==> flow/design.v <==
module segdec(input logic [3:0] in, output logic [6:0] out);
	always_comb
	begin
		case (in)
			4'b0000 :
				out = 7'b0111111;  
			4'b0001 :
				out = 7'b0000110;  
			4'b0010 :
				out = 7'b1011011;  
			4'b0011 :
				out = 7'b1001111;  
			4'b0100 :
				out = 7'b1100110;  
			4'b0101 :
				out = 7'b1101101;  
			4'b0110 :
				out = 7'b1111100;  
			4'b0111 :
				out = 7'b0000111;  
			4'b1000 :
				out = 7'b1111111;  
			4'b1001 :
				out = 7'b1100111;  
			4'b1010 :
				out = 7'b1000000;
			default :
				out = 7'b0000000;
    		endcase
	end
endmodule
module bin_to_bcd(input logic [7:0] in, output logic [3:0][6:0] disp);
logic[3:0] sign_num, units, tens, hundreds;
logic[7:0] num;
logic sign;
always_comb
begin
	sign = in[$high(in)];
	if(sign)  
		num = 0 - in;
	else
		num = in;
	hundreds = num / 100;
	num = num - (hundreds)*100;  
	tens = num / 10;
	num = num - (tens)*10;  
	units = num;
end
always_comb
	if(sign)
		sign_num = 4'hA;
	else
		sign_num = 4'hF;
segdec signdec
(
	.in(sign_num),
	.out(disp[3])
);
segdec hundreddec
(
	.in(hundreds),
	.out(disp[2])
);
segdec tendec
(
	.in(tens),
	.out(disp[1])
);
segdec unitdec
(
	.in(units),
	.out(disp[0])
);
endmodule
module debounce #(parameter int COUNT=500000) (input logic clk, signal_in, output logic signal_out);
logic prev_signal;
int unsigned cnt;
always_ff @(posedge clk)
begin
	if(prev_signal != signal_in)
	begin
		cnt <= 0;  
	end
	else if(cnt >= COUNT)
	begin
		cnt <= 0;  
		signal_out <= signal_in;
	end
	else
	begin
		cnt <= cnt +1;
	end
	prev_signal <= signal_in;
end
endmodule
module read_sm(input logic clk, reset_n, handshake, run, output logic read, done);
enum {HALT, WAIT_1, WAIT_0, DONE} state;
always_ff @(posedge clk, negedge reset_n)
begin
	if(!reset_n)
	begin
		state <= HALT;
		read <= 0;
	end
	else
	begin
		read <= 0;
		unique case(state)
			HALT : if(run) state <= WAIT_1;
			WAIT_1 :
			begin
				if(handshake)
				begin
					state <= WAIT_0;
					read <= '1;  
				end
			end
			WAIT_0 : if(!handshake) state <= DONE;
			DONE : state <= HALT;
		endcase
	end
end
always_comb
	if(state == DONE)
		done = 1;
	else
		done = 0;
endmodule
module sm(input logic clk, input logic [10-1:0] SW, input logic [8-1:0] re_res, im_res, output logic [8-1:0] LED, output logic [8-1:0] re_a, im_a, re_q, im_q);
typedef enum {REAL_A, IMAG_A, REAL_Q, IMAG_Q, DISP_REAL, DISP_IMAG} stateType;
stateType state;
logic reset_n;
logic handshake;
logic [8-1:0] data_in;
always_comb
begin
	reset_n = SW[$high(SW)];
	handshake = SW[$high(SW) -1];
	data_in =  SW[$high(SW) -2 : $low(SW)];
end
logic read_run, read_trigger, read_done;
read_sm re_sm0
(
	.clk(clk),
	.reset_n(reset_n),
	.handshake(handshake),
	.run(read_run),
	.read(read_trigger),
	.done(read_done)
);
always_comb
	read_run = (state == REAL_A) || (state == IMAG_A) || (state == REAL_Q) || (state == IMAG_Q);
always_ff @(posedge clk, negedge reset_n)
begin
	if(!reset_n)
		state <= REAL_A;
	else
	begin
		unique case(state)
			REAL_A: if(read_done) state <= IMAG_A;
			IMAG_A: if(read_done) state <= REAL_Q;
			REAL_Q: if(read_done) state <= IMAG_Q;
			IMAG_Q: if(read_done) state <= DISP_REAL;
			DISP_REAL : if(handshake == 1) state <= DISP_IMAG;
			DISP_IMAG : if(handshake == 0) state <= REAL_A;
		endcase
	end
end
always_ff @(posedge clk)
begin
	if(read_trigger)
	begin
		unique case(state)
			REAL_A: re_a <= data_in;
			IMAG_A: im_a <= data_in;
			REAL_Q: re_q <= data_in;
			IMAG_Q: im_q <= data_in;
			default: ;
		endcase
	end
end
always_comb
begin
	if(state == DISP_REAL)
		LED = re_res;
	else if(state == DISP_IMAG)
		LED = im_res;
	else
		LED = '0;
end
endmodule
module mult(input logic signed [(2*8 -1)-1:0] re_x, im_x, re_y, im_y, output logic signed [2*(2*8 -1)-1:0] re_z, im_z);
logic signed [(2*8 -1)-1:0] a,b,c,d;
always_comb
begin
	a = re_x;
	b = im_x;
	c = re_y;
	d = im_y;
end
logic signed [2*(2*8 -1)-1:0] ac, bd, ad, bc;
always_comb
begin
	ac = a*c;
	bd = b*d;
	ad = a*d;
	bc = b*c;
	re_z = ac - bd;
	im_z = ad + bc;
end
endmodule
module cmplx_mult(
input logic clk,
input logic [10-1:0] switches,
output logic [8-1:0] LED,
output logic [6:0] HEX0,
output logic [6:0] HEX1,
output logic [6:0] HEX2,
output logic [6:0] HEX3,
output logic [6:0] HEX4,
output logic [6:0] HEX5,
output logic [6:0] HEX6,
output logic [6:0] HEX7);
logic [8-1:0] re_a, im_a, re_q, im_q;
logic [8-1:0] re_res, im_res;
logic [10-1:0] SW;
always_comb
	SW[$high(SW)-2:$low(SW)] = switches[$high(switches)-2:$low(switches)];
debounce #(.COUNT(1000)) db0
(
	.clk(clk),
	.signal_in(switches[$high(switches)]),
	.signal_out(SW[$high(SW)])
);
debounce #(.COUNT(1000)) db1
(
	.clk(clk),
	.signal_in(switches[$high(switches)-1]),
	.signal_out(SW[$high(SW)-1])
);
sm sm0 (.*);
logic signed [(2*8 -1)-1:0] re_x, im_x, re_y, im_y;
logic signed [2*(2*8 -1)-1:0] re_z, im_z;
localparam INPUT_SHIFT = (2*8 -1) - 8;
localparam OUTPUT_LOW = 2*INPUT_SHIFT -1;
localparam OUTPUT_HIGH = OUTPUT_LOW + 8 -1;
always_comb
begin
	re_x = $signed(re_a);
	im_x = $signed(im_a);
	re_y = $signed(re_q) << INPUT_SHIFT;
	im_y = $signed(im_q) << INPUT_SHIFT;
	re_res = re_z[OUTPUT_HIGH : OUTPUT_LOW];
	im_res = im_z[OUTPUT_HIGH : OUTPUT_LOW];
end
mult mult0
(.*);
logic [3:0][6:0] sw_hex;
always_comb
begin
	HEX0 = ~ sw_hex[0];  
	HEX1 = ~ sw_hex[1];  
	HEX2 = ~ sw_hex[2];  
	HEX3 = ~ sw_hex[3];  
end
bin_to_bcd sw_disp
(
	.in(SW[7:0]),
	.disp(sw_hex)
);
logic [3:0][6:0] led_hex;
always_comb
begin
	HEX4 = ~ led_hex[0];  
	HEX5 = ~ led_hex[1];  
	HEX6 = ~ led_hex[2];  
	HEX7 = ~ led_hex[3];  
end
bin_to_bcd led_disp
(
	.in(LED),
	.disp(led_hex)
);
endmodule
Wiki page: cmplx_mult / tool data

**Step by step through the tools: cmplx_mult**

Each step is given for the RTL above and for the edited RTL.
Lines under "unedited" count in the file above, lines under "edited" in the edited file.
"difference" is "edited" less "unedited", of the values as shown; "relative change" is that difference over "unedited", in percent.
Library cell names are shortened.
A cell with - has no value.

- Top: cmplx_mult
- Clock: clk
- Standard-cell library: sky130hd
- Corner: tt_025C_1v80

**The edit**

Unified diff, file above to edited file.
A script made this edit. It changes what the design does and was not meant as an optimisation.

```diff
@@ -207,5 +207,5 @@
 	bc = b*c;
 	re_z = ac - bd;
-	im_z = ad + bc;
+	im_z = ad - bc;
 end
 endmodule
```

**Word level**

Yosys after proc, flatten, opt, wreduce and memory -nomap, before mapping. Memory bits, and registers merged into a memory's read port (data or address), are not among the register bits. Print and check cells are not counted. Equal cells are merged and count once.
Memory sizes are those after Yosys's memory passes, which may raise the word count (mostly to a power of two), join words into wider ones and drop unused or constant bits.

Word-level totals:

| what | unedited | edited | difference | relative change (%) |
|---|---|---|---|---|
| register bits | 165 | 165 | 0 | 0.00 |
| memory bits (read-only) | 896 | 896 | 0 | 0.00 |
| memory cells | 8 | 8 | 0 | 0.00 |
| input port bits | 11 | 11 | 0 | 0.00 |
| output and inout bits | 64 | 64 | 0 | 0.00 |
| cells after elaboration | 111 | 111 | 0 | 0.00 |

Operators by class:

| what | unedited | edited | difference | relative change (%) |
|---|---|---|---|---|
| add/sub/neg operators | 10 | 10 | 0 | 0.00 |
| multipliers | 8 | 8 | 0 | 0.00 |
| divide/modulo/power cells | 4 | 4 | 0 | 0.00 |
| $lt $le $gt $ge | 2 | 2 | 0 | 0.00 |
| equal/unequal tests | 19 | 19 | 0 | 0.00 |
| mux-type cells | 20 | 20 | 0 | 0.00 |
| bitwise gates (word level) | 10 | 10 | 0 | 0.00 |
| reduce/logical cells | 17 | 17 | 0 | 0.00 |

Memory list:

| what | unedited | edited |
|---|---|---|
| shape (words x width / read and write ports) | 16 x 7 bit 1R0W; 16 x 7 bit 1R0W; 16 x 7 bit 1R0W; 16 x 7 bit 1R0W; 16 x 7 bit 1R0W; 16 x 7 bit 1R0W; (+2) | 16 x 7 bit 1R0W; 16 x 7 bit 1R0W; 16 x 7 bit 1R0W; 16 x 7 bit 1R0W; 16 x 7 bit 1R0W; 16 x 7 bit 1R0W; (+2) |

The mark (+n) counts cells that are not listed.

Operators by type and width:

| operator | unedited | edited | difference | relative change (%) |
|---|---|---|---|---|
| 21-bit adder | 1 | 0 | -1 | -100.00 |
| 21-bit subtractor | 1 | 2 | +1 | +100.00 |

Unchanged operator kinds not shown: 32.

**Longest topological paths**

Longest topological path by Yosys (ltp), each cell counted once; first at word level (registers and memories cut), then after technology mapping (sequential cells cut; the memories' decode and read muxes count).

Depth:

| what | unedited | edited | difference | relative change (%) |
|---|---|---|---|---|
| word-level depth | 12 | 12 | 0 | 0.00 |
| ABC_AREA | 0 | 0 | - | - |
| mapped depth | 61 | 72 | +11 | +18.03 |
| depth with buffers taken out | 58 | 69 | +11 | +18.97 |

**Mapped cells and area**

The flow's flattened synthesis, as Yosys stat reports it; memories are mapped. The netlist is that of the ABC_AREA named above (0 if unset); the other value can give another one.

Cells by type:

| type | unedited | edited | difference | relative change (%) |
|---|---|---|---|---|
| xnor2_1 | 64 | 78 | +14 | +21.88 |
| nor2_1 | 76 | 89 | +13 | +17.11 |
| o21ai_0 | 43 | 52 | +9 | +20.93 |
| xor2_1 | 35 | 43 | +8 | +22.86 |
| a211oi_1 | 11 | 3 | -8 | -72.73 |
| nand2_1 | 108 | 114 | +6 | +5.56 |
| a21oi_1 | 61 | 67 | +6 | +9.84 |
| a31oi_1 | 14 | 8 | -6 | -42.86 |
| xnor3_1 | 9 | 3 | -6 | -66.67 |
| nor3_1 | 13 | 18 | +5 | +38.46 |
| or3_1 | 8 | 3 | -5 | -62.50 |
| or2b_1 | 0 | 5 | +5 | - |
| a221oi_1 | 1 | 5 | +4 | +400.00 |
| o2bb2ai_1 | 1 | 5 | +4 | +400.00 |
| and2_1 | 181 | 178 | -3 | -1.66 |
| ha_1 | 176 | 179 | +3 | +1.70 |
| a22oi_1 | 12 | 9 | -3 | -25.00 |
| o21bai_1 | 11 | 8 | -3 | -27.27 |

Unchanged cell types not shown: 17.
The list need not be complete.

Mapped netlist:

| what | unedited | edited | difference | relative change (%) |
|---|---|---|---|---|
| standard cells after synthesis | 1785 | 1825 | +40 | +2.24 |
| synthesis area (sq um) | 16046.6 | 16216.8 | +170.2 | +1.06 |
| area of sequential cells (sq um) | 2620.0 | 2620.0 | 0.0 | 0.00 |
| flip-flop cells | 111 | 111 | 0 | 0.00 |
| buffer cells | 63 | 62 | -1 | -1.59 |

The figures by module come from a second, unflattened synthesis with its own total; it is not the netlist above.

Second synthesis, totals:

| what | unedited | edited | difference | relative change (%) |
|---|---|---|---|---|
| cells (unflattened synthesis) | 4730 | 4763 | +33 | +0.70 |
| area total of the unflattened synthesis (sq um) | 42938.7 | 43346.6 | +407.9 | +0.95 |

Rows give one instance, submodules left out.

Modules, unedited:

| module | instances | cells | area (sq um) | sequential area (sq um) |
|---|---|---|---|---|
| mult | 1 | 3814 | 34859.7 | 0.0 |
| bin_to_bcd | 2 | 192 | 1407.6 | 0.0 |
| debounce (COUNT=1000) | 2 | 86 | 1047.3 | 690.7 |
| segdec | 8 | 28 | 185.2 | 0.0 |
| sm | 1 | 66 | 1303.8 | 1112.3 |
| cmplx_mult | 1 | 57 | 214.0 | 0.0 |
| read_sm | 1 | 13 | 170.2 | 126.4 |

Modules, edited:

| module | instances | cells | area (sq um) | sequential area (sq um) |
|---|---|---|---|---|
| mult | 1 | 3847 | 35267.6 | 0.0 |
| bin_to_bcd | 2 | 192 | 1407.6 | 0.0 |
| debounce (COUNT=1000) | 2 | 86 | 1047.3 | 690.7 |
| segdec | 8 | 28 | 185.2 | 0.0 |
| sm | 1 | 66 | 1303.8 | 1112.3 |
| cmplx_mult | 1 | 57 | 214.0 | 0.0 |
| read_sm | 1 | 13 | 170.2 | 126.4 |

**Worst setup path after synthesis**

Path of least setup slack by OpenSTA after synthesis, without wires, with an ideal clock, recovery checks aside; 20% of the period is set as input and as output delay. Where synthesis merged equal registers, the netlist keeps one of their names.

Timing post-synthesis:

| what | unedited | edited | difference | relative change (%) |
|---|---|---|---|---|
| kind | flip-flop to output port | flip-flop to output port | - | - |
| start | reg sm0.im_a[3] | reg sm0.im_q[7] | - | - |
| end | out HEX4[0] | out HEX4[2] | - | - |
| period (ns) | 20.0 | 20.0 | 0.0 | 0.00 |
| output delay (ns) | 4.000 | 4.000 | 0.000 | 0.00 |
| time at the first pin (ns) | 0.000 | 0.000 | 0.000 | - |
| data arrival time (ns) | 12.079 | 13.586 | +1.507 | +12.48 |
| data required time (ns) | 16.000 | 16.000 | 0.000 | 0.00 |
| slack (ns) | 3.921 | 2.414 | -1.507 | - |
| path delay (ns) | 12.079 | 13.586 | +1.507 | +12.48 |
| stages on the path | 60 | 63 | +3 | +5.00 |
| buffers on the path | 3 | 3 | 0 | 0.00 |
| synthesis period reached (ns) | 16.079 | 17.586 | +1.507 | +9.37 |

"path delay" = arrival - input delay + setup time.
At an output port there is no setup time.
"stages on the path": output pins that drive a net of the path, with the launching flip-flop's if there is one; two outputs of one cell count as two.
"synthesis period reached" = period - worst setup slack (recovery checks aside). The figure is calculated, with input and output delays left at 20% of the set period.
The rows between start and end are the longest chain of elaborated cells between them; the timing report does not say that the signal goes this way. Where chains are equally long, one stands for them.
Each line given opens the expression or statement behind the cell; cells for indexed reads and writes are added by Yosys, which also makes memories of some case tables.
The chain passes a memory read, where the word-level depth is cut; so it can be longer than that depth.

Between the ends, post-synthesis, unedited:
- Cells stage by stage: edfxtp_1 -> clkbuf_1 -> and2_1 -> fa_1 -> inv_1 -> fa_1 -> inv_1 -> fa_1 -> inv_1 -> fa_1 -> inv_1 -> ha_1 -> inv_1 -> nor2_1 -> nor2_1 -> o21bai_1 -> a21oi_1 -> o21bai_1 -> [24 not listed] -> a31oi_1 -> or2_2 -> mux2i_1 -> a221o_1 -> and2_1 -> clkbuf_1 -> ha_1 -> and2_1 -> nand2b_1 -> o211ai_1 -> o221a_2 -> ha_1 -> inv_1 -> fa_1 -> xnor2_1 -> nand4_2 -> and2_4 -> a311oi_1
- Cells in the longest elaborated chain: 14
- Elaborated cells on any way between the ends: 16
- RTL lines with such cells: 14
- Classes of those cells: add/sub: 5; mul: 4; div: 2; mux: 3; logic: 1; memory: 1

Ends and longest elaborated chain, post-synthesis, unedited:

| what | line | RTL |
|---|---|---|
| start: declaration | 129 | `module sm(input logic clk, input logic [10-1:0] SW, input logic [8-1:0] re_res, im_res, output logic [8-1:0] L ...` |
| start: assignment | 175 | `IMAG_A: im_a <= data_in;` |
| 8-bit by 8-bit multiplier with 14-bit output | 207 | `bc = b*c;` |
| 21-bit adder | 209 | `im_z = ad + bc;` |
| 8-bit two-way mux | 186 | `else if(state == DISP_IMAG)` |
| 8-bit two-way mux | 184 | `if(state == DISP_REAL)` |
| 1-bit by 8-bit subtractor with 8-bit output | 40 | `num = 0 - in;` |
| 8-bit two-way mux | 39 | `if(sign)` |
| 8-bit by 7-bit divider with 32-bit output | 43 | `hundreds = num / 100;` |
| 4-bit by 5-bit multiplier with 6-bit output | 44 | `num = num - (hundreds)*100;` |
| 8-bit subtractor | 44 |  |
| 8-bit by 4-bit divider with 32-bit output | 45 | `tens = num / 10;` |
| 4-bit by 3-bit multiplier with 3-bit output | 46 | `num = num - (tens)*10;` |
| 4-bit subtractor | 46 |  |
| memory 16 x 7 bit | 4 | `case (in)` |
| 7-bit inverter | 274 | `HEX4 = ~ led_hex[0];` |
| end: declaration | 220 | `output logic [6:0] HEX4,` |

Nets of the timed path that keep an RTL name, with a line that drives or declares them; the list need not be complete.

Named nets, post-synthesis, unedited:

| signal | line | RTL |
|---|---|---|
| HEX7[6] | 277 | `HEX7 = ~ led_hex[3];` |

Between the ends, post-synthesis, edited:
- Cells stage by stage: edfxtp_1 -> clkbuf_1 -> nand2b_1 -> fa_1 -> fa_1 -> inv_1 -> fa_1 -> inv_1 -> fa_1 -> inv_1 -> ha_1 -> a21oi_1 -> o22ai_1 -> o21ai_0 -> nand2_1 -> ha_1 -> and3_1 -> a221oi_1 -> [27 not listed] -> a31oi_1 -> and3_1 -> inv_1 -> and2_1 -> ha_1 -> and2_1 -> a21oi_1 -> o21ai_0 -> a32oi_1 -> a2111o_1 -> ha_1 -> inv_1 -> fa_1 -> xnor2_1 -> xnor2_4 -> buf_6 -> nand2_1 -> o22ai_1
- Cells in the longest elaborated chain: 14
- Elaborated cells on any way between the ends: 16
- RTL lines with such cells: 14
- Classes of those cells: add/sub: 5; mul: 4; div: 2; mux: 3; logic: 1; memory: 1

Ends and longest elaborated chain, post-synthesis, edited:

| what | line | RTL |
|---|---|---|
| start: declaration | 129 | `module sm(input logic clk, input logic [10-1:0] SW, input logic [8-1:0] re_res, im_res, output logic [8-1:0] L ...` |
| start: assignment | 177 | `IMAG_Q: im_q <= data_in;` |
| 8-bit by 8-bit multiplier with 14-bit output | 206 | `ad = a*d;` |
| 21-bit subtractor | 209 | `im_z = ad - bc;` |
| 8-bit two-way mux | 186 | `else if(state == DISP_IMAG)` |
| 8-bit two-way mux | 184 | `if(state == DISP_REAL)` |
| 1-bit by 8-bit subtractor with 8-bit output | 40 | `num = 0 - in;` |
| 8-bit two-way mux | 39 | `if(sign)` |
| 8-bit by 7-bit divider with 32-bit output | 43 | `hundreds = num / 100;` |
| 4-bit by 5-bit multiplier with 6-bit output | 44 | `num = num - (hundreds)*100;` |
| 8-bit subtractor | 44 |  |
| 8-bit by 4-bit divider with 32-bit output | 45 | `tens = num / 10;` |
| 4-bit by 3-bit multiplier with 3-bit output | 46 | `num = num - (tens)*10;` |
| 4-bit subtractor | 46 |  |
| memory 16 x 7 bit | 4 | `case (in)` |
| 7-bit inverter | 274 | `HEX4 = ~ led_hex[0];` |
| end: declaration | 220 | `output logic [6:0] HEX4,` |

Named nets, post-synthesis, edited:

| signal | line |
|---|---|
| LED[6] | 184 |

**Worst path after layout**

Path of least setup slack in the final report of the runs of pair A (OpenROAD, finished layout, wires in). Where an end is a register, its clock arrival counts in the times.

Timing post-layout:

| what | unedited | edited | difference | relative change (%) |
|---|---|---|---|---|
| kind | input port to output port | flip-flop to output port | - | - |
| start | in switches[0] | reg sm0.im_q[2] | - | - |
| end | out HEX0[5] | out HEX4[3] | - | - |
| period (ns) | 20.0 | 20.0 | 0.0 | 0.00 |
| external input delay (ns) | 4.00 | - | - | - |
| output delay (ns) | 4.00 | 4.00 | 0.00 | 0.00 |
| time at the first pin (ns) | 4.00 | 0.34 | -3.66 | -91.50 |
| data arrival time (ns) | 14.61 | 15.08 | +0.47 | +3.22 |
| data required time (ns) | 16.00 | 16.00 | 0.00 | 0.00 |
| slack (ns) | 1.39 | 0.92 | -0.47 | - |
| stages on the path | 37 | 61 | +24 | +64.86 |
| buffers on the path | 2 | 3 | +1 | +50.00 |

The rows between start and end are the longest chain of elaborated cells between them; the timing report does not say that the signal goes this way. Where chains are equally long, one stands for them.
The chain passes a memory read, where the word-level depth is cut; so it can be longer than that depth.

Between the ends, post-layout, unedited:
- Cells stage by stage: clkdlybuf4s50_1 -> inv_1 -> ha_1 -> or3b_2 -> a21boi_0 -> nor2_1 -> ha_1 -> o21a_1 -> ha_1 -> nand3b_1 -> nor2_1 -> o21ai_0 -> inv_1 -> ha_1 -> ha_1 -> inv_1 -> a21oi_1 -> or3_1 -> and2_1 -> ha_1 -> or2_2 -> a21o_1 -> a22oi_1 -> o21ai_0 -> a21oi_1 -> o21ai_0 -> mux2i_1 -> a21oi_1 -> nand3_1 -> ha_1 -> inv_1 -> fa_1 -> xnor2_1 -> xor2_1 -> mux2_2 -> a22oi_1 -> clkdlybuf4s50_1
- Cells in the longest elaborated chain: 10
- Elaborated cells on any way between the ends: 10
- RTL lines with such cells: 8
- Classes of those cells: add/sub: 3; mul: 2; div: 2; mux: 1; logic: 1; memory: 1

Ends and longest elaborated chain, post-layout, unedited:

| what | line | RTL |
|---|---|---|
| start: declaration | 214 | `input logic [10-1:0] switches,` |
| 1-bit by 8-bit subtractor with 8-bit output | 40 | `num = 0 - in;` |
| 8-bit two-way mux | 39 | `if(sign)` |
| 8-bit by 7-bit divider with 32-bit output | 43 | `hundreds = num / 100;` |
| 4-bit by 5-bit multiplier with 6-bit output | 44 | `num = num - (hundreds)*100;` |
| 8-bit subtractor | 44 |  |
| 8-bit by 4-bit divider with 32-bit output | 45 | `tens = num / 10;` |
| 4-bit by 3-bit multiplier with 3-bit output | 46 | `num = num - (tens)*10;` |
| 4-bit subtractor | 46 |  |
| memory 16 x 7 bit | 4 | `case (in)` |
| 7-bit inverter | 261 | `HEX0 = ~ sw_hex[0];` |
| end: declaration | 216 | `output logic [6:0] HEX0,` |

Between the ends, post-layout, edited:
- Cells stage by stage: edfxtp_1 -> buf_4 -> and2_1 -> fa_1 -> fa_1 -> fa_1 -> fa_1 -> ha_1 -> nor2b_1 -> o21ai_0 -> nand2b_1 -> a21oi_1 -> xnor2_1 -> ha_1 -> and3_1 -> a221oi_1 -> nor2b_1 -> nor4_1 -> [25 not listed] -> o211ai_1 -> a31oi_1 -> and3_1 -> inv_1 -> and2_1 -> ha_1 -> and2_1 -> a221oi_1 -> a2111o_1 -> ha_1 -> inv_1 -> fa_1 -> xnor2_4 -> xnor2_4 -> buf_4 -> nand3b_1 -> o311a_1 -> clkdlybuf4s50_1
- Cells in the longest elaborated chain: 14
- Elaborated cells on any way between the ends: 16
- RTL lines with such cells: 14
- Classes of those cells: add/sub: 5; mul: 4; div: 2; mux: 3; logic: 1; memory: 1

Ends and longest elaborated chain, post-layout, edited:

| what | line | RTL |
|---|---|---|
| start: declaration | 129 | `module sm(input logic clk, input logic [10-1:0] SW, input logic [8-1:0] re_res, im_res, output logic [8-1:0] L ...` |
| start: assignment | 177 | `IMAG_Q: im_q <= data_in;` |
| 8-bit by 8-bit multiplier with 14-bit output | 206 | `ad = a*d;` |
| 21-bit subtractor | 209 | `im_z = ad - bc;` |
| 8-bit two-way mux | 186 | `else if(state == DISP_IMAG)` |
| 8-bit two-way mux | 184 | `if(state == DISP_REAL)` |
| 1-bit by 8-bit subtractor with 8-bit output | 40 | `num = 0 - in;` |
| 8-bit two-way mux | 39 | `if(sign)` |
| 8-bit by 7-bit divider with 32-bit output | 43 | `hundreds = num / 100;` |
| 4-bit by 5-bit multiplier with 6-bit output | 44 | `num = num - (hundreds)*100;` |
| 8-bit subtractor | 44 |  |
| 8-bit by 4-bit divider with 32-bit output | 45 | `tens = num / 10;` |
| 4-bit by 3-bit multiplier with 3-bit output | 46 | `num = num - (tens)*10;` |
| 4-bit subtractor | 46 |  |
| memory 16 x 7 bit | 4 | `case (in)` |
| 7-bit inverter | 274 | `HEX4 = ~ led_hex[0];` |
| end: declaration | 220 | `output logic [6:0] HEX4,` |

**Flow runs**

Runs of the flow (Yosys, OpenROAD) on both versions; the two runs of a pair have the same settings. The constraints put input and output delay at 20% of the set period each and load the outputs with 0.01 pF.

Settings, pair A:
- CORE_UTILIZATION: 40
- PLACE_DENSITY: 0.6
- period_ns: 20.0
- CAP_MARGIN: 20
- CORE_MARGIN: 2
- SLEW_MARGIN: 20

Measured results, pair A:

| what | unedited | edited | difference | relative change (%) |
|---|---|---|---|---|
| post-synthesis cell area (sq um) | 16046.6 | 16216.8 | +170.2 | +1.06 |
| total die area (sq um) | 41734.4 | 42168.6 | +434.2 | +1.04 |
| standard-cell area of the final layout (sq um) | 17505.5 | 18496.5 | +991.0 | +5.66 |
| smallest setup slack (ns) | 1.388 | 0.924 | -0.464 | - |
| total negative slack on setup checks (ns) | 0.000 | 0.000 | 0.000 | - |

Settings, pair B:
- CORE_MARGIN: 4
- CORE_UTILIZATION: 38
- GPL_TIMING_DRIVEN: 1
- MAX_ROUTING_LAYER: met4
- PLACE_DENSITY_LB_ADDON: 0.0
- SETUP_SLACK_MARGIN: 4.69
- period_ns: 15.7
- CAP_MARGIN: 20
- SLEW_MARGIN: 20

Measured results, pair B:

| what | unedited | edited | difference | relative change (%) |
|---|---|---|---|---|
| post-synthesis cell area (sq um) | 16046.6 | 16216.8 | +170.2 | +1.06 |
| total die area (sq um) | 45580.1 | 46044.6 | +464.5 | +1.02 |
| standard-cell area of the final layout (sq um) | 20758.7 | 22340.2 | +1581.5 | +7.62 |
| smallest setup slack (ns) | 0.753 | -0.305 | -1.058 | - |
| total negative slack on setup checks (ns) | 0.000 | -1.474 | -1.474 | - |
